==> flow/design.v <==
`timescale 1ns / 1ps
module mem32 (
    input Clk,                
    input rst,              
    input wr,         
    input rd,            
    input [3:0] in_add,      
    input [31:0] Data_in_32,  
    output reg [31:0] Data_out_32,  
    output reg valid
);
    reg [7:0] A [0:15];  
    always @(posedge Clk or posedge rst) begin
        if (rst) begin
            Data_out_32 <= 32'b0;
            valid <= 0;
        end else begin
            case ({wr, rd}) 
                2'b10: begin
                    if (in_add <= 12) begin  
                        A[in_add]     <= Data_in_32[7:0];    
                        A[in_add + 1] <= Data_in_32[15:8];   
                        A[in_add + 2] <= Data_in_32[23:16];  
                        A[in_add + 3] <= Data_in_32[31:24];  
                        valid <= 0;
                    end
                end
                2'b01: begin
                    if (in_add <= 12) begin  
                        Data_out_32[7:0]    <= A[in_add];      
                        Data_out_32[15:8]   <= A[in_add + 1];  
                        Data_out_32[23:16]  <= A[in_add + 2];  
                        Data_out_32[31:24]  <= A[in_add + 3]; 
                        valid <= 1; 
                    end else begin
                        Data_out_32 <= 32'b0; 
                        valid <= 0; 
                    end
                end
                default: begin
                    Data_out_32 <= 32'b0;  
                    valid <= 0;
                end
            endcase
        end
    end
endmodule
=== Tool chain data of mem32 ===
Tool output for the design above, in the order of the flow.
Line numbers count from 1 in the design file above.
Operators carry their Yosys type and port widths (W data, S select, Z words).
Cell names lack the library's common part.
A cell with - has no value.

* Design top: mem32
* Clock input: Clk
* Library: sky130hd
* Timing corner: tt_025C_1v80

=== Word-level counts ===
Yosys after proc, flatten, opt, wreduce and memory -nomap, before mapping. Print and check cells are not counted. Equal cells are merged and count once.

* Register bits: 161
* Input port bits: 40
* Output and inout bits: 33
* Cells after elaboration: 201

* Reductions and logical operators: 36
* $lt $le $gt $ge: 1
* Add/sub/neg operators: 3
* Equal/unequal tests: 63
* Bitwise operators: 1
* Muxes and demuxes: 79

{| class="wikitable"
|+ Operator list
! cell !! number
|-
| $mux W8 || 68
|-
| $pmux W8 S16 || 4
|-
| $eq A4 B4 Y1 const B || 32
|-
| $eq A4 B3 Y1 const B || 16
|-
| $reduce_and A4 Y1 || 16
|-
| $reduce_bool A4 Y1 || 16
|-
| $pmux W8 S2 || 4
|-
| $eq A4 B2 Y1 const B || 8
|-
| $eq A4 B1 Y1 const B || 4
|-
| $logic_not A4 Y1 || 4
|-
| $add A4 B2 Y4 const B || 2
|-
| $add A4 B1 Y4 const B || 1
|-
| $le A4 B4 Y1 const B || 1
|-
| $eq A2 B1 Y1 const B || 1
|-
| $eq A2 B2 Y1 const B || 1
|-
| $ne A2 B2 Y1 const B || 1
|-
| $pmux W1 S2 || 1
|-
| $mux W1 || 2
|-
| $not A1 Y1 || 1
|}

=== Logic depth ===
Longest topological path by Yosys (ltp), each cell counted once; first at word level (registers and memories cut), then after technology mapping (sequential cells cut; the memories' decode and read muxes count).

* Word-level depth: 5
* ABC_AREA: 0
* Depth in mapped cells: 13
* Gate-level depth less buffers: 7

=== Synthesis result ===
Yosys stat after the flow's synthesis: flattened, memories mapped to cells. It holds for the ABC_AREA given above (unset counts as 0); a run with the other value may have another netlist.
The area totals of this step are shown rounded.

{| class="wikitable"
|+ Cell types
! cell type !! number !! total area (um^2)
|-
| edfxtp_1 || 128 || 3.84E+03
|-
| mux2i_1 || 142 || 1.42E+03
|-
| dfrtp_1 || 33 || 825.792
|-
| nand2_1 || 195 || 731.952
|-
| a211oi_1 || 88 || 660.634
|-
| a21o_1 || 86 || 645.619
|-
| nor2_1 || 138 || 517.997
|-
| o21ai_0 || 84 || 420.403
|-
| a21oi_1 || 72 || 360.346
|-
| buf_2 || 69 || 345.331
|-
| clkbuf_1 || 90 || 337.824
|-
| a32oi_1 || 36 || 315.302
|-
| mux2_2 || 26 || 292.781
|-
| nand3_1 || 51 || 255.245
|-
| a22oi_1 || 31 || 232.723
|-
| a221oi_1 || 26 || 227.718
|-
| o22ai_1 || 30 || 187.68
|-
| nor3_1 || 33 || 165.158
|}

Other cell types: 68; their cells: 288.

* Area of sequential cells: 0.00467 mm^2
* Buffers: 179
* Mapped cells: 1646
* Flip-flop cells: 161
* Chip area (Yosys): 0.014 mm^2

=== Path before layout ===
Path of least setup slack by OpenSTA after synthesis, without wires, with an ideal clock, recovery checks aside; 20% of the period is set as input and as output delay. Where synthesis merged equal registers, the netlist keeps one of their names.

* Path type: input-to-reg
* From: input in_add[1]
* To: register A[10][0]
* Path delay: 2.875 ns
* Data required time: 4.630 ns
* Setup time: 0.370 ns
* Driving pins on the path: 12
* Period: 5.0 ns
* Time at the first pin: 1.000 ns
* Path slack: 1.125 ns
* External input delay: 1.000 ns
* Data arrival time: 3.505 ns
* Path buffers: 5
* Period reached after synthesis: 3.875 ns

"path delay" = arrival - input delay + setup time.
"driving pins on the path": output pins that drive a net of the path, with the launching flip-flop's if there is one; two outputs of one cell count as two.
"period reached after synthesis" = period - worst setup slack (recovery checks aside). The figure is calculated, with input and output delays left at 20% of the set period.
Between the ends stands the longest chain of elaborated cells between them, by number of cells; it is not shown to be the way that was timed. Of several equally long chains one is given.
A line is the first line of the expression or statement that the cell stems from. Yosys adds cells for indexed reads and writes and turns some case tables into memories.
Lines with a computed index may be missing from the assigning lines.
Only ways into the end's enable, where the timed path ends, are counted here.

* Path through: buf_2 > buf_2 > inv_1 > clkbuf_1 > ha_1 > o21ai_1 > nand2_4 > nor2_1 > clkbuf_1 > buf_2 > nor3_1 > nor2_1
* Cells in the longest elaborated chain: 4
* Elaborated cells between the ends (all ways): 10
* Those cells by class: add/sub: 3; compare: 1; eq/ne: 4; reduce/logical: 2

{| class="wikitable"
|+ Ends and longest elaborated chain, after synthesis
! what !! RTL line !! RTL
|-
| from (decl) || 7 || <nowiki>input [3:0] in_add,</nowiki>
|-
| $add A4 B1 Y4 || 22 || <nowiki>A[in_add + 1] <= Data_in_32[15:8];</nowiki>
|-
| $eq A4 B4 Y1 || 22 ||
|-
| $reduce_bool A4 Y1 || - ||
|-
| $reduce_and A4 Y1 || - ||
|-
| to (assign) || 21 || <nowiki>A[in_add]     <= Data_in_32[7:0];</nowiki>
|-
| to (decl) || 12 || <nowiki>reg [7:0] A [0:15];</nowiki>
|}

=== Path in the finished layout ===
Path of least setup slack in the final report of flow run B (OpenROAD, finished layout, wires in). Where an end is a register, its clock arrival counts in the times.

* Path type: input-to-reg
* From: input in_add[1]
* To: register A[1][1]
* Data required time: 5.24 ns
* Path buffers: 5
* Setup time: 0.23 ns
* Data arrival time: 4.08 ns
* Period: 5.0 ns
* Path slack: 1.16 ns
* Driving pins on the path: 10
* Time at the first pin: 1.00 ns
* External input delay: 1.00 ns

Between the ends stands the longest chain of elaborated cells between them, by number of cells; it is not shown to be the way that was timed. Of several equally long chains one is given.
Lines with a computed index may be missing from the assigning lines.
Only ways into the end's enable, where the timed path ends, are counted here.

* Path through: buf_4 > ha_1 > xor2_4 > buf_12 > buf_4 > nor3_2 > buf_4 > nor3_1 > nor2_1 > buf_4
* Cells in the longest elaborated chain: 4
* Elaborated cells between the ends (all ways): 10
* Those cells by class: add/sub: 3; compare: 1; eq/ne: 4; reduce/logical: 2

{| class="wikitable"
|+ Ends and longest elaborated chain, post-layout
! what !! RTL line !! RTL
|-
| from (decl) || 7 || <nowiki>input [3:0] in_add,</nowiki>
|-
| $add A4 B2 Y4 || 24 || <nowiki>A[in_add + 3] <= Data_in_32[31:24];</nowiki>
|-
| $eq A4 B1 Y1 || 24 ||
|-
| $reduce_bool A4 Y1 || - ||
|-
| $reduce_and A4 Y1 || - ||
|-
| to (assign) || 21 || <nowiki>A[in_add]     <= Data_in_32[7:0];</nowiki>
|-
| to (decl) || 12 || <nowiki>reg [7:0] A [0:15];</nowiki>
|}

Stored flow runs of mem32 (4 of them; Yosys, OpenROAD, sky130hd). They differ in their settings and are not a sequence. Constraints: input delay and output delay 20% of the set period each, output load 0.01 pF.
"achieved clock period" = clock period - worst setup slack. The figure is calculated, with input and output delays left at 20% of the set period.
"worst setup path time" means the part of the period allowed to the worst setup path (the constraints hold back 20% at inputs and 20% at outputs) less its slack; where the path has registers, the arrival times of their clocks count too.
By "power" is meant OpenSTA's value without simulated activity: inputs other than the clock are taken to toggle once in ten clock periods, and the tool carries that through the logic.
Measured values are rounded.

Flow run A
==> flow/run.sh <==
#!/bin/bash
# the make line also repeats the synthesis and layout settings of config.mk as NAME=value (left out here)
make -C /OpenROAD-flow-scripts/flow DESIGN_CONFIG=/design/flow/config.mk WORK_HOME=/design/flow/orfs CLKGATE_MAP_FILE= finish
==> flow/config.mk <==
export PLATFORM = sky130hd
export DESIGN_NAME = mem32
export DESIGN_NICKNAME = mem32
export VERILOG_FILES = /design/flow/design.v
export SDC_FILE = /design/flow/constraint.sdc
export NUM_CORES = 4
export LEC_CHECK = 0
export CAP_MARGIN = 20
export CORE_ASPECT_RATIO = 0.52
export CORE_MARGIN = 2
export CORE_UTILIZATION = 40
export CTS_CLUSTER_SIZE = 86
export GPL_ROUTABILITY_DRIVEN = 0
export MIN_ROUTING_LAYER = met2
export SLEW_MARGIN = 10
export TNS_END_PERCENT = 90
==> flow/constraint.sdc <==
create_clock -name core_clock -period 3.48 [get_ports {Clk}]
set_input_delay 0.6960 -clock core_clock [delete_from_list [all_inputs] [get_ports {Clk}]]
set_output_delay 0.6960 -clock core_clock [all_outputs]
set_load 0.01 [all_outputs]

==> results of flow run A <==
did not finish, routing stopped with GRT-0116

Flow run B
==> flow/run.sh <==
#!/bin/bash
# the make line also repeats the synthesis and layout settings of config.mk as NAME=value (left out here)
make -C /OpenROAD-flow-scripts/flow DESIGN_CONFIG=/design/flow/config.mk WORK_HOME=/design/flow/orfs CLKGATE_MAP_FILE= finish
==> flow/config.mk <==
export PLATFORM = sky130hd
export DESIGN_NAME = mem32
export DESIGN_NICKNAME = mem32
export VERILOG_FILES = /design/flow/design.v
export SDC_FILE = /design/flow/constraint.sdc
export NUM_CORES = 4
export LEC_CHECK = 0
export ABC_AREA = 0
export CAP_MARGIN = 25
export CELL_PAD_IN_SITES_DETAIL_PLACEMENT = 1
export CELL_PAD_IN_SITES_GLOBAL_PLACEMENT = 3
export CORE_ASPECT_RATIO = 1.13
export CORE_MARGIN = 4
export CORE_UTILIZATION = 40
export CTS_CLUSTER_DIAMETER = 197
export CTS_CLUSTER_SIZE = 84
export HOLD_SLACK_MARGIN = -0.05
export MAX_ROUTING_LAYER = met5
export PLACE_DENSITY_LB_ADDON = 0.29
export SETUP_SLACK_MARGIN = 0.01
export SLEW_MARGIN = 5
export TNS_END_PERCENT = 45
==> flow/constraint.sdc <==
create_clock -name core_clock -period 5.0 [get_ports {Clk}]
set_input_delay 1.0000 -clock core_clock [delete_from_list [all_inputs] [get_ports {Clk}]]
set_output_delay 1.0000 -clock core_clock [all_outputs]
set_load 0.01 [all_outputs]

==> results of flow run B <==
chip area after synthesis (Yosys): 0.014 mm^2
die area: 0.0381 mm^2
standard-cell area of the final layout: 0.016 mm^2
utilization: 46.4 %
worst setup slack after layout: 1.16 ns
total negative slack: 0.000 ns
worst hold slack: 0.482 ns
power: 4.16 mW
achieved clock period: 3.835 ns
worst setup path time: 2.84 ns
worst setup path kind: input-to-reg

Flow run C
==> flow/run.sh <==
#!/bin/bash
# the make line also repeats the synthesis and layout settings of config.mk as NAME=value (left out here)
make -C /OpenROAD-flow-scripts/flow DESIGN_CONFIG=/design/flow/config.mk WORK_HOME=/design/flow/orfs CLKGATE_MAP_FILE= finish
==> flow/config.mk <==
export PLATFORM = sky130hd
export DESIGN_NAME = mem32
export DESIGN_NICKNAME = mem32
export VERILOG_FILES = /design/flow/design.v
export SDC_FILE = /design/flow/constraint.sdc
export NUM_CORES = 4
export LEC_CHECK = 0
export CAP_MARGIN = 20
export CORE_MARGIN = 2
export CORE_UTILIZATION = 68
export GPL_ROUTABILITY_DRIVEN = 1
export GPL_TIMING_DRIVEN = 1
export MAX_ROUTING_LAYER = met4
export PLACE_DENSITY_LB_ADDON = 0.21
export SETUP_SLACK_MARGIN = -0.23
export SLEW_MARGIN = 20
export TNS_END_PERCENT = 30
==> flow/constraint.sdc <==
create_clock -name core_clock -period 2.6 [get_ports {Clk}]
set_input_delay 0.5200 -clock core_clock [delete_from_list [all_inputs] [get_ports {Clk}]]
set_output_delay 0.5200 -clock core_clock [all_outputs]
set_load 0.01 [all_outputs]

==> results of flow run C <==
did not finish, routing stopped with GRT-0116

Flow run D
==> flow/run.sh <==
#!/bin/bash
# the make line also repeats the synthesis and layout settings of config.mk as NAME=value (left out here)
make -C /OpenROAD-flow-scripts/flow DESIGN_CONFIG=/design/flow/config.mk WORK_HOME=/design/flow/orfs CLKGATE_MAP_FILE= finish
==> flow/config.mk <==
export PLATFORM = sky130hd
export DESIGN_NAME = mem32
export DESIGN_NICKNAME = mem32
export VERILOG_FILES = /design/flow/design.v
export SDC_FILE = /design/flow/constraint.sdc
export NUM_CORES = 4
export LEC_CHECK = 0
export CAP_MARGIN = 20
export CORE_MARGIN = 2
export CORE_UTILIZATION = 21
export SLEW_MARGIN = 20
==> flow/constraint.sdc <==
create_clock -name core_clock -period 4.06 [get_ports {Clk}]
set_input_delay 0.8120 -clock core_clock [delete_from_list [all_inputs] [get_ports {Clk}]]
set_output_delay 0.8120 -clock core_clock [all_outputs]
set_load 0.01 [all_outputs]

==> results of flow run D <==
chip area after synthesis (Yosys): 0.014 mm^2
die area: 0.0689 mm^2
standard-cell area of the final layout: 0.0168 mm^2
utilization: 25.5 %
worst setup slack after layout: 0.750 ns
total negative slack: 0.000 ns
worst hold slack: 0.481 ns
power: 5.22 mW
achieved clock period: 3.310 ns
worst setup path time: 2.50 ns
worst setup path kind: input-to-reg
